==> flow/design.v <==
`timescale 1ns / 100ps
module top(
     input wire clk, reset,
     input wire start, si,
     output wire [3:0] an,
     output wire [7:0] sseg
    );
wire [4:0] dig3_in, dig2_in, dig1_in, dig0_in;
wire [4:0] dig3_out, dig2_out, dig1_out, dig0_out;
LF_counter top_unit
(.clk(clk), .reset(reset), .start(start), .si(si),
.dig3(dig3_in), .dig2(dig2_in), .dig1(dig1_in), .dig0(dig0_in));
my_register register_unit
(.clk(clk), .reset(reset), .data3_in(dig3_in), .data2_in(dig2_in), .data1_in(dig1_in), .data0_in(dig0_in), 
.data3_out(dig3_out), .data2_out(dig2_out), .data1_out(dig1_out), .data0_out(dig0_out));
seg7 seg7_unit
(.clk(clk), .reset(reset), .sseg(sseg), .an(an),
.in3(dig3_out), .in2(dig2_out), .in1(dig1_out), .in0(dig0_out));  
endmodule
`timescale 1ns / 100ps
module LF_counter(
     input wire clk, reset,
     input wire start, si,
     output wire [4:0] dig3, dig2, dig1, dig0
    );
reg [2:0] state_reg, state_next;
wire [15:0] prd;
wire [19:0] dvnd, dvsr, quo;
reg prd_start, div_start, b2b_start, adj_start;
wire prd_done_tick, div_done_tick, b2b_done_tick, adj_done_tick;
wire [3:0]  bcd10, bcd9, bcd8, bcd7, bcd6, bcd5, bcd4, bcd3, bcd2, bcd1, bcd0;
localparam [2:0] idle = 3'b000,
                 count = 3'b001,
                 frq = 3'b010,
                 b2b = 3'b011,
                 adjust = 3'b100;
counter counter_unit
(.clk(clk), .reset(reset), .start(prd_start), .si(si), .ready(),
.done_tick(prd_done_tick), .prd(prd));
division #(.W(20), .CBIT(6)) div_unit
(.clk(clk), .reset(reset), .start(div_start), .dvnd(dvnd), .dvsr(dvsr),
.quo(quo), .rmd(), .ready(), .done_tick(div_done_tick));
BCD b2b_unit
(.clk(clk), .reset(reset), .start(b2b_start), .bin(quo[19:0]), .ready(),
.done_tick(b2b_done_tick), .bcd10(bcd10), .bcd9(bcd9), .bcd8(bcd8), .bcd7(bcd7), .bcd6(bcd6), 
.bcd5(bcd5), .bcd4(bcd4),  .bcd3(bcd3), .bcd2(bcd2), .bcd1(bcd1), .bcd0(bcd0));
adjust adjust_unit
(.clk(clk), .reset(reset), .bcd10(bcd10), .bcd9(bcd9), .bcd8(bcd8), .bcd7(bcd7), .bcd6(bcd6),
.bcd5(bcd5), .bcd4(bcd4),  .bcd3(bcd3), .bcd2(bcd2), .bcd1(bcd1), .bcd0(bcd0), .done_tick(adj_done_tick), .start(adj_start),
.dig3(dig3), .dig2(dig2), .dig1(dig1), .dig0(dig0));
assign dvnd = 20'd1000000;  
assign dvsr =  prd;
always @(posedge clk)
  if (reset)
    state_reg <= idle;
  else
    state_reg <= state_next;
always @*
  begin
    state_next = state_reg;
    prd_start = 1'b0;
    div_start = 1'b0;
    b2b_start = 1'b0;
    adj_start = 1'b0;
      case (state_reg)
        idle: if (start) begin
              prd_start = 1'b1;
              state_next = count; end
        count: if (prd_done_tick) begin
               div_start = 1'b1;
               state_next = frq; end
        frq: if (div_done_tick) begin
             b2b_start = 1'b1;
             state_next = b2b; end
        b2b: if (b2b_done_tick) begin
             adj_start = 1'b1;
             state_next = adjust; end
        adjust: if (adj_done_tick)
                state_next = idle;
        default: state_next = idle;
      endcase
  end 
endmodule
`timescale 1ns / 100ps
module counter(
    input wire clk, reset,
    input wire start, si,
    output reg ready, done_tick,
    output wire [19:0] prd
    );
localparam [15:0] MAX_COUNTER_NUMBER = 50;  
reg [1:0] state_reg, state_next;
reg [6:0] t_reg, t_next;  
reg [19:0] p_reg, p_next;  
reg delay_reg;
wire edg;   
localparam [1:0] idle = 2'b00,
                 waite = 2'b01, 
                 count = 2'b10,
                 done = 2'b11;
always @(posedge clk)
  if (reset)
    begin
      state_reg <= idle;
      t_reg <= 0;
      p_reg <= 0;
      delay_reg <= 0;
    end
  else
    begin
      state_reg <= state_next;
      t_reg <= t_next;
      p_reg <= p_next;
      delay_reg <= si; 
    end
 assign edg = ~delay_reg & si;
always @*
  begin
    state_next = state_reg;
    ready = 1'b0;
    done_tick = 1'b0;
    t_next = t_reg;
    p_next = p_reg;
    case (state_reg)
      idle: begin ready = 1'b1;
              if (start == 1)
                state_next = waite;
            end
      waite: if (edg == 1) begin  
             state_next = count;
             t_next = 0;
             p_next = 0; end
      count: if (edg == 1)  
               state_next = done;
             else begin  
               t_next = t_reg + 1;
                 if (t_reg == MAX_COUNTER_NUMBER - 1) begin
                   t_next = 0;
                   p_next = p_reg + 1; end
               end
       done: begin done_tick = 1'b1;
               state_next = idle; end
       default: state_next = idle;
     endcase
  end
assign prd = p_reg;
endmodule
`timescale 1ns / 100ps
module division
#(
parameter W = 8,
         CBIT = 4  
 )
(
    input wire clk, reset,
    input wire start,
    input wire [W-1:0] dvsr, dvnd,
    output reg ready, done_tick,
    output wire [W-1:0] quo, rmd
    );
reg [1:0] state_reg, state_next;
reg [W-1:0] rh_reg, rh_next, rl_reg, rl_next, rh_tmp;
reg [W-1:0] d_reg, d_next;
reg [CBIT-1:0] n_reg, n_next;
reg q_bit;
localparam [1:0] idle = 2'b00,
                 op = 2'b01,
                 last = 2'b10,
                 done = 2'b11;
always @(posedge clk)
  if (reset)
    begin
      state_reg <= idle;
      rh_reg <= 0;
      rl_reg <= 0;
      n_reg <= 0;
      d_reg <= 0;
    end
  else
    begin
      state_reg <= state_next;
      rh_reg <= rh_next;
      rl_reg <= rl_next;
      d_reg <= d_next;
      n_reg <= n_next;
    end
always @*
  begin
    ready = 1'b0;
    done_tick = 1'b0;
    state_next = state_reg;
    n_next = n_reg;
    d_next = d_reg;
    rh_next = rh_reg;
    rl_next = rl_reg;
    case (state_reg)
      idle: begin ready = 1'b1;
              if (start) begin
                rh_next = 0;
                rl_next = dvnd;  
                d_next = dvsr;  
                n_next = W;  
                state_next = op; end end
      op: begin  
          rl_next = {rl_reg [W-2:0], q_bit};
          rh_next = {rh_tmp [W-2:0], rl_reg[W-1]};
          n_next = n_reg - 1;
            if (n_reg == 1) state_next = last;
          end
      last: begin
              rl_next = {rl_reg[W-2:0], q_bit};
              rh_next = rh_tmp;
              state_next = done; end
      done: begin 
              done_tick = 1'b1;
              state_next = idle; end
      default: state_next = idle;
   endcase
  end
always @*
  if (rh_reg >= d_reg) begin
    rh_tmp = rh_reg - d_reg;
    q_bit = 1'b1; end
  else begin
    rh_tmp = rh_reg;
    q_bit = 1'b0; end
assign quo = rl_reg;
assign rmd = rh_reg;
endmodule
`timescale 1ns / 100ps
module BCD(
    input wire [19:0] bin,
    input wire clk, reset, start,
    output reg ready, done_tick,
    output wire [3:0] bcd10, bcd9, bcd8, bcd7, bcd6, bcd5, bcd4, bcd3, bcd2, bcd1, bcd0
    );
reg [19:0] p2s_reg, p2s_next;  
reg [1:0] state_reg, state_next;
reg [3:0] bcd10_reg, bcd9_reg, bcd8_reg, bcd7_reg, bcd6_reg, bcd5_reg, bcd4_reg, bcd3_reg, bcd2_reg, bcd1_reg, bcd0_reg;
wire [3:0] bcd10_tmp, bcd9_tmp, bcd8_tmp, bcd7_tmp, bcd6_tmp, bcd5_tmp, bcd4_tmp, bcd3_tmp, bcd2_tmp, bcd1_tmp, bcd0_tmp;
reg [3:0] bcd10_next, bcd9_next, bcd8_next, bcd7_next, bcd6_next, bcd5_next, bcd4_next, bcd3_next, bcd2_next, bcd1_next, bcd0_next;
reg [6:0] n_reg, n_next;  
 localparam [1:0] idle = 2'b00,
                  op = 2'b01,
                  done = 2'b10;
always @(posedge clk)
  begin
    if (reset)
      begin
        p2s_reg <= 0;
        state_reg <= idle;
        n_reg <= 0;
        bcd10_reg <= 0;
        bcd9_reg <= 0;
        bcd8_reg <= 0;
        bcd7_reg <= 0;
        bcd6_reg <= 0;
        bcd5_reg <= 0;
        bcd4_reg <= 0;
        bcd3_reg <= 0;
        bcd2_reg <= 0;
        bcd1_reg <= 0;
        bcd0_reg <= 0;
      end
    else
      begin
         p2s_reg <= p2s_next;
         state_reg <= state_next;
         n_reg <= n_next;
         bcd10_reg <= bcd10_next;
         bcd9_reg <= bcd9_next;
         bcd8_reg <= bcd8_next;
         bcd7_reg <= bcd7_next;
         bcd6_reg <= bcd6_next;
         bcd5_reg <= bcd5_next;
         bcd4_reg <= bcd4_next;
         bcd3_reg <= bcd3_next;
         bcd2_reg <= bcd2_next;
         bcd1_reg <= bcd1_next;
         bcd0_reg <= bcd0_next;
       end
   end
always @*
  begin
    state_next = state_reg;
    p2s_next = p2s_reg;
    n_next = n_reg;
    bcd10_next = bcd10_reg;
    bcd9_next = bcd9_reg;
    bcd8_next = bcd8_reg;
    bcd7_next = bcd7_reg;
    bcd6_next = bcd6_reg;
    bcd5_next = bcd5_reg;
    bcd4_next = bcd4_reg;
    bcd3_next = bcd3_reg;
    bcd2_next = bcd2_reg;
    bcd1_next = bcd1_reg;
    bcd0_next = bcd0_reg;
    ready = 1'b0;
    done_tick = 1'b0;
      case (state_reg)
        idle: begin ready = 1'b1;
               if (start == 1'b1) begin
               state_next = op;
               n_next = 6'b010100;  
               bcd10_next = 0;
               bcd9_next = 0;
               bcd8_next = 0;
               bcd7_next = 0;
               bcd6_next = 0;
               bcd5_next = 0;
               bcd4_next = 0;
               bcd3_next = 0;
               bcd2_next = 0;
               bcd1_next = 0;
               bcd0_next = 0;
               p2s_next = bin; end end
        op: begin p2s_next = p2s_reg << 1;
            bcd0_next = {bcd0_tmp [2:0], p2s_reg [19]};
            bcd1_next = {bcd1_tmp [2:0], bcd0_tmp [3]};
            bcd2_next = {bcd2_tmp [2:0], bcd1_tmp [3]};
            bcd3_next = {bcd3_tmp [2:0], bcd2_tmp [3]};
            bcd4_next = {bcd4_tmp [2:0], bcd3_tmp [3]};
            bcd5_next = {bcd5_tmp [2:0], bcd4_tmp [3]};
            bcd6_next = {bcd6_tmp [2:0], bcd5_tmp [3]};
            bcd7_next = {bcd7_tmp [2:0], bcd6_tmp [3]};
            bcd8_next = {bcd8_tmp [2:0], bcd7_tmp [3]};
            bcd9_next = {bcd9_tmp [2:0], bcd8_tmp [3]};
            bcd10_next = {bcd10_tmp [2:0], bcd9_tmp [3]};
            n_next = n_reg - 1;
              if (n_next == 0)
                state_next = done;
            end
        done: begin done_tick = 1'b1;
              state_next = idle; end
        default: state_next = idle;
      endcase
  end
assign bcd0_tmp = (bcd0_reg > 4) ? bcd0_reg + 3 : bcd0_reg;
assign bcd1_tmp = (bcd1_reg > 4) ? bcd1_reg + 3 : bcd1_reg;
assign bcd2_tmp = (bcd2_reg > 4) ? bcd2_reg + 3 : bcd2_reg;
assign bcd3_tmp = (bcd3_reg > 4) ? bcd3_reg + 3 : bcd3_reg;
assign bcd4_tmp = (bcd4_reg > 4) ? bcd4_reg + 3 : bcd4_reg;
assign bcd5_tmp = (bcd5_reg > 4) ? bcd5_reg + 3 : bcd5_reg;
assign bcd6_tmp = (bcd6_reg > 4) ? bcd6_reg + 3 : bcd6_reg;
assign bcd7_tmp = (bcd7_reg > 4) ? bcd7_reg + 3 : bcd7_reg;
assign bcd8_tmp = (bcd8_reg > 4) ? bcd8_reg + 3 : bcd8_reg;
assign bcd9_tmp = (bcd9_reg > 4) ? bcd9_reg + 3 : bcd9_reg;
assign bcd10_tmp = (bcd10_reg > 4) ? bcd10_reg + 3 : bcd10_reg;
assign bcd10 = bcd10_reg;
assign bcd9 = bcd9_reg;
assign bcd8 = bcd8_reg;
assign bcd7 = bcd7_reg;
assign bcd6 = bcd6_reg;
assign bcd5 = bcd5_reg;
assign bcd4 = bcd4_reg;
assign bcd3 = bcd3_reg;
assign bcd2 = bcd2_reg;
assign bcd1 = bcd1_reg;
assign bcd0 = bcd0_reg;
endmodule
`timescale 1ns / 100ps
module adjust(
    input wire clk, reset,
    input wire start,
    input wire [3:0] bcd10, bcd9, bcd8, bcd7, bcd6, bcd5, bcd4, bcd3, bcd2, bcd1, bcd0,
    output wire [4:0] dig3, dig2, dig1, dig0,
    output reg done_tick, ready
    );
reg [1:0] state_reg, state_next;
reg [4:0] bcd10_reg, bcd9_reg, bcd8_reg, bcd7_reg, bcd6_reg, bcd5_reg, bcd4_reg, bcd3_reg, bcd2_reg, bcd1_reg, bcd0_reg;
reg [4:0] bcd10_next, bcd9_next, bcd8_next, bcd7_next, bcd6_next, bcd5_next, bcd4_next, bcd3_next, bcd2_next, bcd1_next, bcd0_next;
localparam [1:0] idle = 2'b00,
                 op = 2'b01,
                 done = 2'b10;
always @(posedge clk)
  if (reset)
    begin
      state_reg <= 0;
      bcd0_reg <= 0;
      bcd1_reg <= 0;
      bcd2_reg <= 0;
      bcd3_reg <= 0;
      bcd4_reg <= 0;
      bcd5_reg <= 0;
      bcd6_reg <= 0;
      bcd7_reg <= 0;
      bcd8_reg <= 0;
      bcd9_reg <= 0;
      bcd10_reg <= 0;
    end
  else
    begin
      state_reg <= state_next;
      bcd0_reg <= bcd0_next;
      bcd1_reg <= bcd1_next;
      bcd2_reg <= bcd2_next;
      bcd3_reg <= bcd3_next;
      bcd4_reg <= bcd4_next;
      bcd5_reg <= bcd5_next;
      bcd6_reg <= bcd6_next;
      bcd7_reg <= bcd7_next;
      bcd8_reg <= bcd8_next;
      bcd9_reg <= bcd9_next;
      bcd10_reg <= bcd10_next;
    end
always @*
  begin
    state_next = state_reg;
    bcd0_next = bcd0_reg;
    bcd1_next = bcd1_reg;
    bcd2_next = bcd2_reg;
    bcd3_next = bcd3_reg;
    bcd4_next = bcd4_reg;
    bcd5_next = bcd5_reg;
    bcd6_next = bcd6_reg;
    bcd7_next = bcd7_reg;
    bcd8_next = bcd8_reg;
    bcd9_next = bcd9_reg;
    bcd10_next = bcd10_reg;
    done_tick = 1'b0;
    ready = 1'b0;
      case (state_reg) idle: begin ready = 1'b1;
                               if (start == 1'b1) begin
                               bcd0_next = {1'b1, bcd0};
                               bcd1_next = {1'b0, bcd1};
                               bcd2_next = {1'b0, bcd2};
                               bcd3_next = {1'b0, bcd3};
                               bcd4_next = {1'b0, bcd4};
                               bcd5_next = {1'b0, bcd5};
                               bcd6_next = {1'b0, bcd6};
                               bcd7_next = {1'b0, bcd7};
                               bcd8_next = {1'b0, bcd8};
                               bcd9_next = {1'b0, bcd9};
                               bcd10_next = {1'b0, bcd10};
                               state_next = op; end
                             else state_next = idle; end
                       op: if (bcd10_next == 0) begin
                             {bcd10_next, bcd9_next, bcd8_next, bcd7_next, bcd6_next, bcd5_next, bcd4_next, bcd3_next, bcd2_next, bcd1_next, bcd0_next} =
                             {bcd10_next, bcd9_next, bcd8_next, bcd7_next, bcd6_next, bcd5_next, bcd4_next, bcd3_next, bcd2_next, bcd1_next, bcd0_next} << 5;
                             end
                           else
                             state_next = done;
                      done: begin done_tick = 1'b1;
                            state_next = idle; end
                      default: state_next = idle;
        endcase
  end
assign dig3 = bcd10_reg;
assign dig2 = bcd9_reg;
assign dig1 = bcd8_reg;
assign dig0 = bcd7_reg; 
endmodule
`timescale 1ns / 100ps
module my_register(
    input wire clk, reset,
    input wire [4:0] data3_in, data2_in, data1_in, data0_in,
    output reg [4:0] data3_out, data2_out, data1_out, data0_out
    );
always @(posedge clk)
  if (reset)
    begin
      data3_out <= 0; 
      data2_out <= 0;  
      data1_out <= 0;  
      data0_out <= 0;
    end
  else
    begin
      data3_out <= data3_in;   
      data2_out <= data2_in; 
      data1_out <= data1_in; 
      data0_out <= data0_in;   
    end
endmodule
`timescale 1ns / 100ps
module seg7(
    input wire clk, reset,
    input wire [4:0] in3, in2, in1, in0,
    output reg [3:0] an,  
    output reg [7:0] sseg  
    );
localparam N = 18;
reg [N-1:0] q_reg;
wire [N-1:0] q_next;
reg [3:0] hex_in;
wire [3:0] digit3, digit2, digit1, digit0;
wire  dot3, dot2, dot1, dot0;
reg dot;
assign digit3 = in3 [3:0];
assign digit2 = in2 [3:0];
assign digit1 = in1 [3:0];
assign digit0 = in0 [3:0];
assign dot3 = in3 [4];
assign dot2 = in2 [4];
assign dot1 = in1 [4];
assign dot0 = in0 [4];
always @(posedge clk)
  if (reset)
    q_reg <= 0; 
  else
    q_reg <= q_next;
assign q_next = q_reg + 1;
always @*
begin
  case (q_reg[N-1:N-2])
    2'b00:
      begin
        an = 4'b1110;
        hex_in = digit0;
        dot = dot0;
      end
    2'b01:
      begin
        an = 4'b1101;
        hex_in = digit1;
        dot = dot1;
      end
    2'b10:
      begin
        an = 4'b1011;
        hex_in = digit2;
        dot = dot2;
      end
    default:
      begin
        an = 4'b0111;
        hex_in = digit3;
        dot = dot3;
      end
    endcase
end
always @*
  begin
    case (hex_in)
      4'h0: sseg [6:0] = 7'b1111110;
      4'h1: sseg [6:0] = 7'b0110000;
      4'h2: sseg [6:0] = 7'b1101101;
      4'h3: sseg [6:0] = 7'b1111001;
      4'h4: sseg [6:0] = 7'b0110011;
      4'h5: sseg [6:0] = 7'b1011011;
      4'h6: sseg [6:0] = 7'b1011111;
      4'h7: sseg [6:0] = 7'b1110000;
      4'h8: sseg [6:0] = 7'b1111111;
      4'h9: sseg [6:0] = 7'b1111011;
      4'ha: sseg [6:0] = 7'b1110111;
      4'hb: sseg [6:0] = 7'b0011111;
      4'hc: sseg [6:0] = 7'b1001110;
      4'hd: sseg [6:0] = 7'b0111101;
      4'he: sseg [6:0] = 7'b1001111;
      default: sseg [6:0] =  7'b1000111;  
    endcase
    sseg[7] = dot;
  end
endmodule
Hand-over note for top

* Step by step through the tools: top
Module top before and after one edit of its RTL, step after step.
"unedited" refers to lines of the RTL above, "edited" to lines of the edited file.
"difference": "edited" minus "unedited" as printed here. "rel. change": 100 x difference / "unedited".
Library cell names are shortened.
A cell with -- has no value.
- Top module :: top
- Clock input :: clk
- Cell library :: sky130hd
- Library corner :: tt_025C_1v80

* Diff
Unified diff, file above to edited file.
The edited RTL no longer does the same as the RTL above: the edit was made by script, with no optimisation intended.
#+begin_src diff
@@ -343,5 +343,7 @@
 assign bcd4_tmp = (bcd4_reg > 4) ? bcd4_reg + 3 : bcd4_reg;
 assign bcd5_tmp = (bcd5_reg > 4) ? bcd5_reg + 3 : bcd5_reg;
-assign bcd6_tmp = (bcd6_reg > 4) ? bcd6_reg + 3 : bcd6_reg;
+reg [3:0] bcd6_tmp_p1;
+always @(posedge clk) bcd6_tmp_p1 <= (bcd6_reg > 4) ? bcd6_reg + 3 : bcd6_reg;
+assign bcd6_tmp = bcd6_tmp_p1;
 assign bcd7_tmp = (bcd7_reg > 4) ? bcd7_reg + 3 : bcd7_reg;
 assign bcd8_tmp = (bcd8_reg > 4) ? bcd8_reg + 3 : bcd8_reg;
#+end_src

* Elaborated design
Counts by Yosys on the flattened word-level netlist (proc, flatten, opt, wreduce; memories kept). Register bits leave out memories and registers merged into their read ports (data or address). Print and check cells are left out. Cells with the same type and inputs are merged into one.
Memory sizes are those after Yosys's memory passes, which may raise the word count (mostly to a power of two), join words into wider ones and drop unused or constant bits.
** Storage and ports
- register bits after elaboration :: unedited 269, edited 273, difference +4, rel. change +1.49%
- memory bits (read-only) :: unedited 112, edited 112, difference 0, rel. change 0.00%
- memory cells :: unedited 1, edited 1, difference 0, rel. change 0.00%
- input port bits :: unedited 4, edited 4, difference 0, rel. change 0.00%
- cells after elaboration :: unedited 254, edited 255, difference +1, rel. change +0.39%
** Cells by class
- add/sub/neg operators :: unedited 17, edited 17, difference 0, rel. change 0.00%
- $lt $le $gt $ge :: unedited 12, edited 12, difference 0, rel. change 0.00%
- equality and inequality tests :: unedited 36, edited 36, difference 0, rel. change 0.00%
- muxes and demuxes :: unedited 112, edited 112, difference 0, rel. change 0.00%
- bitwise gates (word level) :: unedited 6, edited 6, difference 0, rel. change 0.00%
- reductions and logical operators :: unedited 28, edited 28, difference 0, rel. change 0.00%
** Memories
- words x width with read and write ports :: unedited 16 x 7 bit 1R0W, edited 16 x 7 bit 1R0W
Operator kinds equal on both sides are left out: 52.

* Depth
Yosys ltp: most cells in a row. Word level: on the elaborated netlist, between registers, memories and ports. Mapped: between sequential cells and ports; inverters and the memories' decode and read muxes count.
** Depth
- word-level depth :: unedited 7, edited 7, difference 0, rel. change 0.00%
- ABC_AREA :: unedited 0, edited 0
- depth in mapped cells :: unedited 11, edited 13, difference +2, rel. change +18.18%
- mapped depth without buffers :: unedited 10, edited 11, difference +1, rel. change +10.00%

* Mapped cells and area
Source: synth_stat.txt of the flow (Yosys; design flattened, memories mapped). It holds for the ABC_AREA given above (unset counts as 0); a run with the other value may have another netlist.
** Cell types
- nor2_1 :: unedited 202, edited 217, difference +15, rel. change +7.43%
- nand2_1 :: unedited 116, edited 103, difference -13, rel. change -11.21%
- o211ai_1 :: unedited 13, edited 2, difference -11, rel. change -84.62%
- o21ai_0 :: unedited 59, edited 50, difference -9, rel. change -15.25%
- buf_1 :: unedited 15, edited 6, difference -9, rel. change -60.00%
- a221o_1 :: unedited 1, edited 9, difference +8, rel. change +800.00%
- or3_1 :: unedited 23, edited 16, difference -7, rel. change -30.43%
- nand4_1 :: unedited 14, edited 8, difference -6, rel. change -42.86%
- inv_1 :: unedited 76, edited 71, difference -5, rel. change -6.58%
- mux2i_1 :: unedited 67, edited 72, difference +5, rel. change +7.46%
- a22oi_1 :: unedited 39, edited 44, difference +5, rel. change +12.82%
- nor3_1 :: unedited 32, edited 27, difference -5, rel. change -15.62%
- dfxtp_1 :: unedited 269, edited 273, difference +4, rel. change +1.49%
- a21oi_1 :: unedited 106, edited 102, difference -4, rel. change -3.77%
- a211oi_1 :: unedited 61, edited 65, difference +4, rel. change +6.56%
- clkbuf_1 :: unedited 60, edited 64, difference +4, rel. change +6.67%
- a32oi_1 :: unedited 9, edited 5, difference -4, rel. change -44.44%
- mux2_2 :: unedited 3, edited 7, difference +4, rel. change +133.33%
Cell types equal on both sides are left out: 14.
The list need not be complete.
** Synthesis totals
- cell count :: unedited 1492, edited 1459, difference -33, rel. change -2.21%
- mapped area (um^2) :: unedited 12678.4, edited 12693.4, difference +15.0, rel. change +0.12%
- sequential part of the area (um^2) :: unedited 5385.2, edited 5465.2, difference +80.0, rel. change +1.49%
- flip-flop cells :: unedited 269, edited 273, difference +4, rel. change +1.49%
- buffer cells :: unedited 86, edited 85, difference -1, rel. change -1.16%
By module: a second synthesis without flattening, with its own total; a netlist apart from the flattened one above.
** Second synthesis, totals
- cells (unflattened synthesis) :: unedited 1630, edited 1634, difference +4, rel. change +0.25%
- area total of the unflattened synthesis (um^2) :: unedited 13879.6, edited 13972.2, difference +92.6, rel. change +0.67%
Rows give one instance, submodules left out.
** Modules, unedited
- division :: times used 1, cells 537, area 4184.0 um^2, sequential area 1401.3 um^2
- BCD :: times used 1, cells 455, area 3708.6 um^2, sequential area 1481.4 um^2
- adjust :: times used 1, cells 259, area 2483.6 um^2, sequential area 1161.1 um^2
- counter :: times used 1, cells 174, area 1503.9 um^2, sequential area 640.6 um^2
- seg7 :: times used 1, cells 138, area 1184.9 um^2, sequential area 360.3 um^2
- my_register :: times used 1, cells 42, area 618.1 um^2, sequential area 400.4 um^2
- LF_counter :: times used 1, cells 25, area 196.4 um^2, sequential area 100.1 um^2
- top :: times used 1, cells 0, area 0.0 um^2, sequential area 0.0 um^2
** Modules, edited
- division :: times used 1, cells 537, area 4184.0 um^2, sequential area 1401.3 um^2
- BCD :: times used 1, cells 459, area 3801.1 um^2, sequential area 1561.5 um^2
- adjust :: times used 1, cells 259, area 2483.6 um^2, sequential area 1161.1 um^2
- counter :: times used 1, cells 174, area 1503.9 um^2, sequential area 640.6 um^2
- seg7 :: times used 1, cells 138, area 1184.9 um^2, sequential area 360.3 um^2
- my_register :: times used 1, cells 42, area 618.1 um^2, sequential area 400.4 um^2
- LF_counter :: times used 1, cells 25, area 196.4 um^2, sequential area 100.1 um^2
- top :: times used 1, cells 0, area 0.0 um^2, sequential area 0.0 um^2

* Path before layout
Source: OpenSTA report_checks on the synthesized netlist (no wires, ideal clock, input and output delay 20% of the period each), path of least setup slack; recovery checks are left aside. Register names are those of the netlist, which keeps one name where synthesis merged equal registers.
** Timing after synthesis
- path kind :: unedited flip-flop to output port, edited flip-flop to output port
- start point :: unedited register seg7_unit.q_reg[16], edited register seg7_unit.q_reg[16]
- end point :: unedited output sseg[3], edited output sseg[3]
- period (ns) :: unedited 10.0, edited 10.0, difference 0.0, rel. change 0.00%
- output delay (ns) :: unedited 2.000, edited 2.000, difference 0.000, rel. change 0.00%
- launch time at the first pin (ns) :: unedited 0.000, edited 0.000, difference 0.000
- arrival (ns) :: unedited 2.193, edited 1.965, difference -0.228, rel. change -10.40%
- required time (ns) :: unedited 8.000, edited 8.000, difference 0.000, rel. change 0.00%
- path slack (ns) :: unedited 5.807, edited 6.035, difference +0.228
- path delay (ns) :: unedited 2.193, edited 1.965, difference -0.228, rel. change -10.40%
- stages :: unedited 7, edited 7, difference 0, rel. change 0.00%
- path buffers :: unedited 1, edited 1, difference 0, rel. change 0.00%
- period reached after synthesis (ns) :: unedited 4.193, edited 3.965, difference -0.228, rel. change -5.44%
"path delay" = arrival - input delay + setup time.
At an output port there is no setup time.
"stages": output pins that drive a net of the path, with the launching flip-flop's if there is one; two outputs of one cell count as two.
"period reached after synthesis" = period - worst setup slack (recovery checks aside). The figure is calculated, with input and output delays left at 20% of the set period.
Between the ends stands the longest chain of elaborated cells between them, by number of cells; it is not shown to be the way that was timed. Of several equally long chains one is given.
A line is the first line of the expression or statement that the cell stems from. Yosys adds cells for indexed reads and writes and turns some case tables into memories.
The chain passes a memory read, where the word-level depth is cut; so it can be longer than that depth.
Between the ends, after synthesis, unedited:
- Cell sequence :: dfxtp_1 -> buf_1 -> mux4_2 -> ha_1 -> inv_1 -> mux4_2 -> inv_1
- Cells in the longest elaborated chain :: 3
** Ends and longest elaborated chain, after synthesis, unedited
- start, declared :: line 484 : reg [N-1:0] q_reg;
- start, assigned :: line 500 : q_reg <= 0;
- start, assigned :: line 502 : q_reg <= q_next;
- 2-bit == test :: line 506 : case (q_reg[N-1:N-2])
- 4-bit parallel mux with 3-bit select :: line 506
- memory 16 x 7 bit :: line 535 : case (hex_in)
- end, declared :: line 6 : output wire [7:0] sseg
Between the ends, after synthesis, edited:
- Cell sequence :: dfxtp_1 -> buf_2 -> mux4_2 -> ha_1 -> inv_1 -> mux4_2 -> inv_1
- Cells in the longest elaborated chain :: 3
** Ends and longest elaborated chain, after synthesis, edited
- start, declared :: line 486 : reg [N-1:0] q_reg;
- start, assigned :: line 502 : q_reg <= 0;
- start, assigned :: line 504 : q_reg <= q_next;
- 2-bit == test :: line 508 : case (q_reg[N-1:N-2])
- 4-bit parallel mux with 3-bit select :: line 508
- memory 16 x 7 bit :: line 537 : case (hex_in)
- end, declared :: line 6 : output wire [7:0] sseg

* Path in the finished layout
Path of least setup slack in the final report of each run of pair 1 (OpenROAD, finished layout, wires in). Where an end is a register, its clock arrival counts in the times.
** Timing after layout
- path kind :: unedited flip-flop to output port, edited flip-flop to output port
- start point :: unedited register seg7_unit.q_reg[16], edited register seg7_unit.q_reg[16]
- end point :: unedited output sseg[3], edited output sseg[3]
- period (ns) :: unedited 5.22, edited 5.22, difference 0.00, rel. change 0.00%
- output delay (ns) :: unedited 1.04, edited 1.04, difference 0.00, rel. change 0.00%
- launch time at the first pin (ns) :: unedited 0.55, edited 0.54, difference -0.01, rel. change -1.82%
- arrival (ns) :: unedited 3.21, edited 3.19, difference -0.02, rel. change -0.62%
- required time (ns) :: unedited 4.18, edited 4.18, difference 0.00, rel. change 0.00%
- path slack (ns) :: unedited 0.96, edited 0.98, difference +0.02
- stages :: unedited 7, edited 7, difference 0, rel. change 0.00%
- path buffers :: unedited 1, edited 1, difference 0, rel. change 0.00%
Between the ends stands the longest chain of elaborated cells between them, by number of cells; it is not shown to be the way that was timed. Of several equally long chains one is given.
The chain passes a memory read, where the word-level depth is cut; so it can be longer than that depth.
Between the ends, after layout, unedited:
- Cell sequence :: dfxtp_1 -> mux4_2 -> ha_1 -> inv_1 -> mux4_2 -> inv_1 -> clkdlybuf4s50_1
- Cells in the longest elaborated chain :: 3
** Ends and longest elaborated chain, after layout, unedited
- start, declared :: line 484 : reg [N-1:0] q_reg;
- start, assigned :: line 500 : q_reg <= 0;
- start, assigned :: line 502 : q_reg <= q_next;
- 2-bit == test :: line 506 : case (q_reg[N-1:N-2])
- 4-bit parallel mux with 3-bit select :: line 506
- memory 16 x 7 bit :: line 535 : case (hex_in)
- end, declared :: line 6 : output wire [7:0] sseg
Between the ends, after layout, edited:
- Cell sequence :: dfxtp_1 -> mux4_2 -> ha_1 -> inv_1 -> mux4_2 -> inv_1 -> clkdlybuf4s50_1
- Cells in the longest elaborated chain :: 3
** Ends and longest elaborated chain, after layout, edited
- start, declared :: line 486 : reg [N-1:0] q_reg;
- start, assigned :: line 502 : q_reg <= 0;
- start, assigned :: line 504 : q_reg <= q_next;
- 2-bit == test :: line 508 : case (q_reg[N-1:N-2])
- 4-bit parallel mux with 3-bit select :: line 508
- memory 16 x 7 bit :: line 537 : case (hex_in)
- end, declared :: line 6 : output wire [7:0] sseg

* Measured runs
Both versions went through the flow (Yosys, OpenROAD) with the same settings in each pair. Constraints: input delay and output delay 20% of the set period each, output load 0.01 pF.
Flow settings, pair 1:
- CORE_UTILIZATION :: 40
- period_ns :: 5.22
- CAP_MARGIN :: 20
- CORE_MARGIN :: 2
- SLEW_MARGIN :: 20
** Measured results, pair 1
- synthesized cell area (um^2) :: unedited 12678.4, edited 12693.4, difference +15.0, rel. change +0.12%
- die area (um^2) :: unedited 33136.7, edited 33175.0, difference +38.3, rel. change +0.12%
- standard-cell area after layout (um^2) :: unedited 14153.6, edited 14088.5, difference -65.1, rel. change -0.46%
- utilization in the final report (%) :: unedited 45.1, edited 44.9, difference -0.2
- setup slack of the critical path (ns) :: unedited 0.963, edited 0.985, difference +0.022
- total negative slack (ns) :: unedited 0.000, edited 0.000, difference 0.000
- power (mW) :: unedited 4.310, edited 4.291, difference -0.019, rel. change -0.44%
Flow settings, pair 2:
- ABC_AREA :: 0
- CORE_ASPECT_RATIO :: 0.54
- CORE_UTILIZATION :: 64
- CTS_CLUSTER_DIAMETER :: 108
- CTS_CLUSTER_SIZE :: 15
- GPL_ROUTABILITY_DRIVEN :: 0
- PLACE_DENSITY_LB_ADDON :: 0.07
- period_ns :: 6.84
- CAP_MARGIN :: 20
- CORE_MARGIN :: 2
- SLEW_MARGIN :: 20
** Measured results, pair 2
- synthesized cell area (um^2) :: unedited 12678.4, edited 12693.4, difference +15.0, rel. change +0.12%
- die area (um^2) :: unedited 21006.3, edited 21029.9, difference +23.6, rel. change +0.11%
- standard-cell area after layout (um^2) :: unedited 13437.9, edited 13492.9, difference +55.0, rel. change +0.41%
- utilization in the final report (%) :: unedited 69.9, edited 70.2, difference +0.3
- setup slack of the critical path (ns) :: unedited 2.269, edited 2.277, difference +0.008
- total negative slack (ns) :: unedited 0.000, edited 0.000, difference 0.000
- power (mW) :: unedited 2.708, edited 2.802, difference +0.094, rel. change +3.47%
"power": no workload was simulated; the value follows from the tool's default switching activity.

End of note.
